==> flow/design.v <==
module uart_tx #(
    parameter BAUD_DIV = 434
) (
    input logic clk,
    input logic rst_n,
    input logic tx_start,
    input logic [7:0] data_in,
    output logic tx_busy,
    output logic tx
);
    logic [9:0] tx_shift;   
    logic [3:0] bit_count;
    logic [11:0] baud_counter;
    logic tx_active;
    always_ff @(posedge clk or negedge rst_n) begin
        if (!rst_n) begin
            tx_active <= 0;
            baud_counter <= 0;
            tx_busy <= 0;
            tx <= 1;   
        end else begin
            if (tx_start && !tx_active) begin
                tx_active <= 1;
                tx_shift <= {1'b1, data_in, 1'b0};   
                baud_counter <= BAUD_DIV;
                bit_count <= 0;
                tx_busy <= 1;
            end else if (tx_active) begin
                if (baud_counter == 0) begin
                    baud_counter <= BAUD_DIV;
                    tx <= tx_shift[0];   
                    tx_shift <= {1'b1, tx_shift[9:1]};   
                    bit_count <= bit_count + 1;
                    if (bit_count == 9) begin   
                        tx_active <= 0;
                        tx_busy <= 0;
                    end
                end else begin
                    baud_counter <= baud_counter - 1;
                end
            end
        end
    end
endmodule
module uart_rx #(
    parameter BAUD_DIV = 434   
) (
    input logic clk,
    input logic rst_n,
    input logic rx,
    output logic [7:0] data_out,
    output logic data_valid,
	 	output logic [7:0] leds
);
    logic [11:0] baud_counter;
    logic [3:0] bit_count;
    logic [7:0] rx_shift;
    logic rx_active;
    always_ff @(posedge clk or negedge rst_n) begin
        if (!rst_n) begin
            baud_counter <= 0;
            bit_count <= 0;
            rx_active <= 0;
            data_valid <= 0;
            rx_shift <= 8'b0;   
        end else begin
            if (!rx_active && !rx) begin
                rx_active <= 1;
                baud_counter <= BAUD_DIV / 2;
                bit_count <= 0;
                rx_shift <= 8'b0;   
            end else if (rx_active) begin
                if (baud_counter == 0) begin
                    baud_counter <= BAUD_DIV;
                    if (bit_count < 9) begin
                        rx_shift <= {rx, rx_shift[7:1]};   
                        bit_count <= bit_count + 1;
                    end else begin
                        rx_active <= 0;
                        data_out <= rx_shift;  
								leds <= rx_shift;
                        data_valid <= 1;
                    end
                end else begin
                    baud_counter <= baud_counter - 1;
                end
            end else begin
                data_valid <= 0;
            end
        end
    end
endmodule
module uart_edge_detection (
    input logic clk,           
    input logic rst_n,         
    input logic uart_rx,       
    output logic uart_tx,      
    output logic led_rx,       
    output logic led_tx,       
    output logic data_ready    
);
    parameter CLOCK_FREQ = 50000000;    
    parameter BAUD_RATE  = 115200;
    parameter BAUD_DIV   = CLOCK_FREQ / BAUD_RATE;
    parameter THRESHOLD  = 4;           
    logic [7:0] rx_data;
    logic rx_done;
    logic [7:0] processed_data;
    logic tx_start;
    logic tx_busy;
    logic [7:0] image_data [0:63];     
    logic [7:0] conv_result [0:35];    
    logic [5:0] rx_counter;            
    logic [5:0] tx_counter;            
    typedef enum logic [1:0] {IDLE, RECEIVE, PROCESS, SEND} state_t;
    state_t state, next_state;
    uart_rx #(
        .BAUD_DIV(BAUD_DIV)
    ) uart_receiver (
        .clk(clk),
        .rst_n(rst_n),
        .rx(uart_rx),
        .data_out(rx_data),
        .data_valid(rx_done)
    );
    uart_tx #(
        .BAUD_DIV(BAUD_DIV)
    ) uart_transmitter (
        .clk(clk),
        .rst_n(rst_n),
        .tx_start(tx_start),
        .data_in(processed_data),
        .tx_busy(tx_busy),
        .tx(uart_tx)
    );
    always_ff @(posedge clk or negedge rst_n) begin
        if (!rst_n)
            state <= IDLE;
        else
            state <= next_state;
    end
    always_comb begin
        case (state)
            IDLE:      next_state = (rx_done) ? RECEIVE : IDLE;
            RECEIVE:   next_state = (rx_counter == 6'd63 && rx_done) ? PROCESS : RECEIVE;
            PROCESS:   next_state = SEND;
            SEND:      next_state = (tx_counter == 6'd36 && !tx_busy) ? IDLE : SEND;
            default:   next_state = IDLE;
        endcase
    end
    always_ff @(posedge clk or negedge rst_n) begin
        if (!rst_n) begin
            rx_counter <= 6'd0;
        end else if ((state == IDLE || state == RECEIVE) && rx_done) begin
            image_data[rx_counter] <= rx_data;
            rx_counter <= rx_counter + 1;
        end else if (state == IDLE) begin
            rx_counter <= 6'd0;
        end
    end
    integer i, j, k, l;
    reg [3:0] sum;
    always_ff @(posedge clk or negedge rst_n) begin
        if (!rst_n) begin
            for (i = 0; i < 36; i = i + 1)
                conv_result[i] <= 8'd0;
        end else if (state == PROCESS) begin
            for (i = 0; i < 6; i = i + 1) begin
                for (j = 0; j < 6; j = j + 1) begin
                    sum = 0;
                    for (k = 0; k < 3; k = k + 1) begin
                        for (l = 0; l < 3; l = l + 1) begin
                            sum = sum + image_data[(i + k) * 8 + (j + l)][0];
                        end
                    end
                    conv_result[i * 6 + j] <= (sum >= THRESHOLD) ? 8'b1 : 8'b0;
                end
            end
        end
    end
    always_ff @(posedge clk or negedge rst_n) begin
        if (!rst_n) begin
            tx_counter <= 6'd0;
            tx_start <= 1'b0;
            processed_data <= 8'd0;
        end else if (state == SEND) begin
            if (!tx_busy && !tx_start) begin
                tx_start <= 1'b1;
                processed_data <= conv_result[tx_counter];
                tx_counter <= tx_counter + 1;
            end else if (tx_start && tx_busy) begin
                tx_start <= 1'b0;
            end
        end else begin
            tx_counter <= 6'd0;
            tx_start <= 1'b0;
        end
    end
    always_ff @(posedge clk or negedge rst_n) begin
        if (!rst_n) begin
            led_rx <= 1'b0;
            led_tx <= 1'b0;
            data_ready <= 1'b0;
        end else begin
            led_rx <= (state == RECEIVE) ? rx_done : 1'b0;
            led_tx <= (state == SEND) ? ~tx_busy : 1'b0;
            data_ready <= (state == SEND);  
        end
    end
endmodule
Appendix: tool output

Step by step through the tools: uart_edge_detection
Module uart_edge_detection before and after one edit of its RTL, step after step.
"orig" refers to lines of the RTL above, "edited" to lines of the edited file.
"change": "edited" minus "orig" as printed here. "rel_change_pct": 100 x difference / "orig".
{ "design": {"top": "uart_edge_detection", "clk_port": "clk", "lib": "sky130hd", "corner": "tt_025C_1v80"} }

Diff
Unified diff, file above to edited file.
This change comes from a script, not from a designer. The edited design behaves differently; no optimisation was intended.
begin of diff
@@ -201,10 +201,9 @@
             led_rx <= 1'b0;
             led_tx <= 1'b0;
-            data_ready <= 1'b0;
         end else begin
             led_rx <= (state == RECEIVE) ? rx_done : 1'b0;
             led_tx <= (state == SEND) ? ~tx_busy : 1'b0;
-            data_ready <= (state == SEND);  
-        end
-    end
+        end
+    end
+    always_comb data_ready = (state == SEND);
 endmodule
end of diff

After elaboration
Yosys after proc, flatten, opt, wreduce and memory -nomap, before mapping. Print and check cells are not counted. Equal cells are merged and count once.
{ "classes": {"columns": ["item", "orig", "edited", "change", "rel_change_pct"], "rows": [
  ["add_sub_neg", 294, 294, 0, 0.00],
  ["compare", 37, 37, 0, 0.00],
  ["n_eq", 107, 107, 0, 0.00],
  ["n_mux", 84, 84, 0, 0.00],
  ["logic", 4, 4, 0, 0.00],
  ["reduce_and_logical", 96, 96, 0, 0.00]
]} }
{ "op_table": {"columns": ["operator", "orig", "edited", "change", "rel_change_pct"], "rows": [
  ["4-bit by 1-bit adder with 4-bit output", 180, 180, 0, 0.00],
  ["3-bit AND reduction", 69, 69, 0, 0.00],
  ["1-bit 2-to-1 mux", 57, 57, 0, 0.00],
  ["6-bit == test with constant B", 37, 37, 0, 0.00],
  ["1-bit by 1-bit adder with 2-bit output", 36, 36, 0, 0.00],
  ["2-bit by 1-bit adder with 3-bit output", 36, 36, 0, 0.00],
  ["3-bit by 1-bit adder with 4-bit output", 36, 36, 0, 0.00],
  ["4-bit by 3-bit greater-or-equal comparator with 1-bit output with constant B", 36, 36, 0, 0.00],
  ["6-bit by 5-bit == test with 1-bit output with constant B", 32, 32, 0, 0.00],
  ["6-bit by 4-bit == test with 1-bit output with constant B", 16, 16, 0, 0.00],
  ["6-bit by 3-bit == test with 1-bit output with constant B", 8, 8, 0, 0.00],
  ["1-bit logical AND", 7, 7, 0, 0.00],
  ["2-bit nonzero test", 7, 7, 0, 0.00],
  ["12-bit 2-to-1 mux", 6, 6, 0, 0.00],
  ["4-bit 2-to-1 mux", 6, 6, 0, 0.00],
  ["1-bit logical NOT", 5, 5, 0, 0.00],
  ["6-bit by 2-bit == test with 1-bit output with constant B", 4, 4, 0, 0.00],
  ["6-bit 2-to-1 mux", 4, 4, 0, 0.00],
  ["8-bit 2-to-1 mux", 4, 4, 0, 0.00],
  ["1-bit inverter", 4, 4, 0, 0.00],
  ["2-bit inequality test with constant B", 3, 3, 0, 0.00],
  ["4-bit by 1-bit adder with 4-bit output with constant B", 2, 2, 0, 0.00],
  ["6-bit by 1-bit adder with 6-bit output with constant B", 2, 2, 0, 0.00],
  ["2-bit == test with constant B", 2, 2, 0, 0.00],
  ["6-bit by 1-bit == test with 1-bit output with constant B", 2, 2, 0, 0.00],
  ["12-bit logical NOT", 2, 2, 0, 0.00],
  ["6-bit logical NOT", 2, 2, 0, 0.00],
  ["10-bit 2-to-1 mux", 2, 2, 0, 0.00]
]} }
The list need not be complete.
{ "word_totals": {"columns": ["item", "orig", "edited", "change", "rel_change_pct"], "rows": [
  ["regBits", 434, 433, -1, -0.23],
  ["output_inout_bits", 4, 4, 0, 0.00],
  ["wordCells", 743, 742, -1, -0.13]
]} }

Logic depth
Depth = most cells in a row (Yosys ltp): at word level without a register or memory, in the mapped netlist without a sequential cell, where the memories' decode and read muxes count.
{ "depth": {"columns": ["item", "orig", "edited", "change", "rel_change_pct"], "rows": [
  ["word_depth", 10, 10, 0, 0.00],
  ["ABC_AREA", "0", "0", null, null],
  ["mapped_depth", 9, 9, 0, 0.00]
]} }

Synthesis result
The flow's flattened synthesis, as Yosys stat reports it; memories are mapped. The netlist is that of the ABC_AREA named above (0 if unset); the other value can give another one.
{ "by_type": {"columns": ["type", "orig", "edited", "change", "rel_change_pct"], "rows": [
  ["sky130_fd_sc_hd__o21ai_0", 28, 36, 8, 28.57],
  ["sky130_fd_sc_hd__inv_1", 227, 232, 5, 2.20],
  ["sky130_fd_sc_hd__nor2_1", 140, 135, -5, -3.57],
  ["sky130_fd_sc_hd__clkbuf_1", 26, 31, 5, 19.23],
  ["sky130_fd_sc_hd__nor2b_1", 13, 8, -5, -38.46],
  ["sky130_fd_sc_hd__a22o_1", 9, 4, -5, -55.56],
  ["sky130_fd_sc_hd__and3_1", 8, 3, -5, -62.50],
  ["sky130_fd_sc_hd__nand3_1", 8, 13, 5, 62.50],
  ["sky130_fd_sc_hd__nand4_1", 6, 11, 5, 83.33],
  ["sky130_fd_sc_hd__nand2b_1", 8, 4, -4, -50.00],
  ["sky130_fd_sc_hd__a221oi_1", 5, 1, -4, -80.00],
  ["sky130_fd_sc_hd__nor3b_1", 4, 8, 4, 100.00],
  ["sky130_fd_sc_hd__a31oi_1", 3, 7, 4, 133.33],
  ["sky130_fd_sc_hd__o22ai_1", 1, 5, 4, 400.00],
  ["sky130_fd_sc_hd__a21o_1", 40, 37, -3, -7.50],
  ["sky130_fd_sc_hd__xnor2_1", 11, 14, 3, 27.27],
  ["sky130_fd_sc_hd__or3_1", 8, 5, -3, -37.50],
  ["sky130_fd_sc_hd__o211ai_1", 3, 0, -3, -100.00]
]} }
The list need not be complete.
{ "mapped": {"columns": ["item", "orig", "edited", "change", "rel_change_pct"], "rows": [
  ["cells", 1220, 1220, 0, 0.00],
  ["area_um2", 12634.6, 12539.5, -95.1, -0.75],
  ["seqArea_um2", 4797.1, 4772.1, -25.0, -0.52],
  ["flip_flops", 176, 175, -1, -0.57]
]} }
The figures by module come from a second, unflattened synthesis with its own total; it is not the netlist above.
{ "unflattened": {"columns": ["item", "orig", "edited", "change", "rel_change_pct"], "rows": [
  ["hier_cells", 1223, 1226, 3, 0.25],
  ["hier_area_um2", 12972.4, 13008.7, 36.3, 0.28]
]} }
Each row is one instance without its submodules.
{ "by_module_orig": {"columns": ["module", "n_inst", "n_cells", "area_um2", "seq_area_um2"], "rows": [
  ["uart_edge_detection", 1, 956, 9962.1, 3349.5],
  ["uart_rx (BAUD_DIV=434)", 1, 153, 1670.4, 890.9],
  ["uart_tx (BAUD_DIV=434)", 1, 114, 1340.0, 767.0]
]} }
{ "by_module_edited": {"columns": ["module", "n_inst", "n_cells", "area_um2", "seq_area_um2"], "rows": [
  ["uart_edge_detection", 1, 959, 9998.3, 3324.4],
  ["uart_rx (BAUD_DIV=434)", 1, 153, 1670.4, 890.9],
  ["uart_tx (BAUD_DIV=434)", 1, 114, 1340.0, 767.0]
]} }

Path before layout
OpenSTA on the mapped netlist: ideal clock, no wires. The path of least setup slack (recovery checks aside). Input and output delay are each 20% of the period. Register names are those of the netlist, which keeps one name where synthesis merged equal registers.
{ "synth_path": {"columns": ["item", "orig", "edited", "change", "rel_change_pct"], "rows": [
  ["path_kind", "input port to flip-flop", "input port to flip-flop", null, null],
  ["start", "in uart_rx", "in rst_n", null, null],
  ["end", "reg uart_receiver.rx_shift[7]", "reg uart_transmitter.bit_count[0]", null, null],
  ["tclk_ns", 20.0, 20.0, 0.0, 0.00],
  ["setup_time_ns", 0.125, 0.384, 0.259, null],
  ["launch_ns", 4.000, 4.000, 0.000, 0.00],
  ["arrival_time_ns", 4.723, 4.636, -0.087, -1.84],
  ["t_required_ns", 19.875, 19.616, -0.259, -1.30],
  ["path_slack_ns", 15.152, 14.980, -0.172, null],
  ["path_delay_ns", 0.848, 1.020, 0.172, 20.28],
  ["path_stages", 3, 1, -2, -66.67],
  ["n_path_buf", 0, 0, 0, null],
  ["synth_period_reached_ns", 4.848, 5.02, 0.172, 3.55]
]} }
"path_delay_ns" = arrival - input delay + setup time.
"path_stages" counts driving pins, that of a launching flip-flop among them; a cell with two outputs on the path counts twice.
"synth_period_reached_ns" = period - worst setup slack (recovery checks aside). The figure is calculated, with input and output delays left at 20% of the set period.
The rows between start and end are the longest chain of elaborated cells between them; the timing report does not say that the signal goes this way. Where chains are equally long, one stands for them.
A line is the first line of the expression or statement that the cell stems from. Yosys adds cells for indexed reads and writes and turns some case tables into memories.
At most two assigning lines are given for a register; there are more.
{ "synth_between_orig": {"path_cell_list": "sky130_fd_sc_hd__nand2b_1 sky130_fd_sc_hd__and3_4 sky130_fd_sc_hd__mux2_2", "elab_chain_len": 4, "cells_between": 10, "classes_between": "4 x mux; 6 x reduce/logical"} }
{ "synth_rtl_orig": {"columns": ["item", "line_no", "rtl"], "rows": [
  ["start: declaration", 96, "input logic uart_rx,"],
  ["8-bit 2-to-1 mux", 75, "if (bit_count < 9) begin"],
  ["8-bit 2-to-1 mux", 73, "if (baud_counter == 0) begin"],
  ["8-bit 2-to-1 mux", 72, "end else if (rx_active) begin"],
  ["8-bit 2-to-1 mux", 67, "if (!rx_active && !rx) begin"],
  ["end: assignment", 65, "rx_shift <= 8'b0;"],
  ["end: assignment", 76, "rx_shift <= {rx, rx_shift[7:1]};"],
  ["end: declaration", 57, "logic [7:0] rx_shift;"]
]} }
{ "synth_between_edited": {"path_cell_list": "sky130_fd_sc_hd__nor2b_1", "elab_chain_len": 1, "cells_between": 1, "classes_between": "1 x reduce/logical"} }
{ "synth_rtl_edited": {"columns": ["item", "line_no", "rtl"], "rows": [
  ["start: declaration", 95, "input logic rst_n,"],
  ["3-bit AND reduction", null, null],
  ["end: assignment", 26, "bit_count <= 0;"],
  ["end: assignment", 33, "bit_count <= bit_count + 1;"],
  ["end: declaration", 12, "logic [3:0] bit_count;"]
]} }

Path in the finished layout
Path of least setup slack in the final report of each run of set A (OpenROAD, finished layout, wires in). Where an end is a register, its clock arrival counts in the times.
{ "layout_path": {"columns": ["item", "orig", "edited", "change", "rel_change_pct"], "rows": [
  ["path_kind", "flip-flop to flip-flop", "flip-flop to flip-flop", null, null],
  ["start", "reg image_data[19]", "reg image_data[43]", null, null],
  ["end", "reg conv_result[9][0]", "reg conv_result[27][0]", null, null],
  ["tclk_ns", 5.74, 5.74, 0.00, 0.00],
  ["setup_time_ns", 0.15, 0.15, 0.00, null],
  ["launch_ns", 0.43, 0.43, 0.00, 0.00],
  ["arrival_time_ns", 3.64, 3.79, 0.15, 4.12],
  ["t_required_ns", 6.02, 6.01, -0.01, -0.17],
  ["path_slack_ns", 2.38, 2.22, -0.16, null],
  ["path_stages", 10, 10, 0, 0.00],
  ["n_path_buf", 0, 0, 0, null]
]} }
The rows between start and end are the longest chain of elaborated cells between them; the timing report does not say that the signal goes this way. Where chains are equally long, one stands for them.
{ "layout_between_orig": {"path_cell_list": "sky130_fd_sc_hd__edfxtp_1 sky130_fd_sc_hd__inv_1 sky130_fd_sc_hd__fa_1 sky130_fd_sc_hd__fa_1 sky130_fd_sc_hd__fa_1 sky130_fd_sc_hd__inv_1 sky130_fd_sc_hd__ha_1 sky130_fd_sc_hd__a21o_1 sky130_fd_sc_hd__a211oi_1 sky130_fd_sc_hd__a21oi_1", "elab_chain_len": 8, "cells_between": 8, "classes_between": "6 x add/sub; 1 x compare; 1 x mux"} }
{ "layout_rtl_orig": {"columns": ["item", "line_no", "rtl"], "rows": [
  ["start: assignment", 155, "image_data[rx_counter] <= rx_data;"],
  ["3-bit by 1-bit adder with 4-bit output", 173, "sum = sum + image_data[(i + k) * 8 + (j + l)][0];"],
  ["4-bit by 1-bit adder with 4-bit output x5", 173, null],
  ["4-bit by 3-bit greater-or-equal comparator with 1-bit output", 176, "conv_result[i * 6 + j] <= (sum >= THRESHOLD) ? 8'b1 : 8'b0;"],
  ["1-bit 2-to-1 mux", 176, null],
  ["end: assignment", 166, "conv_result[i] <= 8'd0;"],
  ["end: assignment", 176, null],
  ["end: declaration", 112, "logic [7:0] conv_result [0:35];"]
]} }
{ "layout_between_edited": {"path_cell_list": "sky130_fd_sc_hd__edfxtp_1 sky130_fd_sc_hd__inv_1 sky130_fd_sc_hd__fa_1 sky130_fd_sc_hd__fa_1 sky130_fd_sc_hd__fa_1 sky130_fd_sc_hd__inv_1 sky130_fd_sc_hd__ha_1 sky130_fd_sc_hd__a21o_1 sky130_fd_sc_hd__a211oi_1 sky130_fd_sc_hd__a21oi_1", "elab_chain_len": 8, "cells_between": 8, "classes_between": "6 x add/sub; 1 x compare; 1 x mux"} }
{ "layout_rtl_edited": {"columns": ["item", "line_no", "rtl"], "rows": [
  ["start: assignment", 155, "image_data[rx_counter] <= rx_data;"],
  ["3-bit by 1-bit adder with 4-bit output", 173, "sum = sum + image_data[(i + k) * 8 + (j + l)][0];"],
  ["4-bit by 1-bit adder with 4-bit output x5", 173, null],
  ["4-bit by 3-bit greater-or-equal comparator with 1-bit output", 176, "conv_result[i * 6 + j] <= (sum >= THRESHOLD) ? 8'b1 : 8'b0;"],
  ["1-bit 2-to-1 mux", 176, null],
  ["end: assignment", 166, "conv_result[i] <= 8'd0;"],
  ["end: assignment", 176, null],
  ["end: declaration", 112, "logic [7:0] conv_result [0:35];"]
]} }

Layout results
Both versions went through the flow (Yosys, OpenROAD) with the same settings in each pair. Constraints: input delay and output delay 20% of the set period each, output load 0.01 pF.
{ "flow_settings_set_A": {"CORE_UTILIZATION": 40, "period_ns": 5.74, "CAP_MARGIN": 20, "CORE_MARGIN": 2, "SLEW_MARGIN": 20} }
{ "results_set_A": {"columns": ["item", "orig", "edited", "change", "rel_change_pct"], "rows": [
  ["synth_area_um2", 12634.6, 12539.5, -95.1, -0.75],
  ["final_die_area_um2", 33024.0, 32780.9, -243.1, -0.74],
  ["finalCellArea_um2", 13659.4, 13570.5, -88.9, -0.65],
  ["final_util_pct", 43.6, 44.1, 0.5, null],
  ["setup_ws_ns", 2.384, 2.220, -0.164, null],
  ["fin_tns_ns", 0.000, 0.000, 0.000, null],
  ["final_hold_ws_ns", 0.447, 0.459, 0.012, null],
  ["fin_power_w", 0.00271, 0.002655, -0.000055, -2.03],
  ["achieved_clock_period_ns", 3.356, 3.520, 0.164, 4.89]
]} }
{ "flow_settings_set_B": {"CAP_MARGIN": 35, "CELL_PAD_IN_SITES_DETAIL_PLACEMENT": 1, "CELL_PAD_IN_SITES_GLOBAL_PLACEMENT": 0, "CORE_UTILIZATION": 21, "CTS_CLUSTER_DIAMETER": 240, "HOLD_SLACK_MARGIN": 0.11, "PLACE_DENSITY": 0.89, "period_ns": 3.81, "CORE_MARGIN": 2, "SLEW_MARGIN": 20} }
{ "results_set_B": {"columns": ["item", "orig", "edited", "change", "rel_change_pct"], "rows": [
  ["synth_area_um2", 12634.6, 12539.5, -95.1, -0.75],
  ["final_die_area_um2", 62143.0, 61682.7, -460.3, -0.74],
  ["finalCellArea_um2", 14203.6, 14237.4, 33.8, 0.24],
  ["final_util_pct", 24.0, 24.1, 0.1, null],
  ["setup_ws_ns", 0.261, 0.255, -0.006, null],
  ["fin_tns_ns", 0.000, 0.000, 0.000, null],
  ["fin_power_w", 0.004116, 0.004068, -0.000048, -1.17],
  ["achieved_clock_period_ns", 3.549, 3.555, 0.006, 0.17]
]} }
"achieved_clock_period_ns" means the clock period less the worst setup slack. The figure is calculated, with input and output delays left at 20% of the set period.
"fin_power_w" rests on the timing tool's default activity at the inputs, not on a simulated workload.
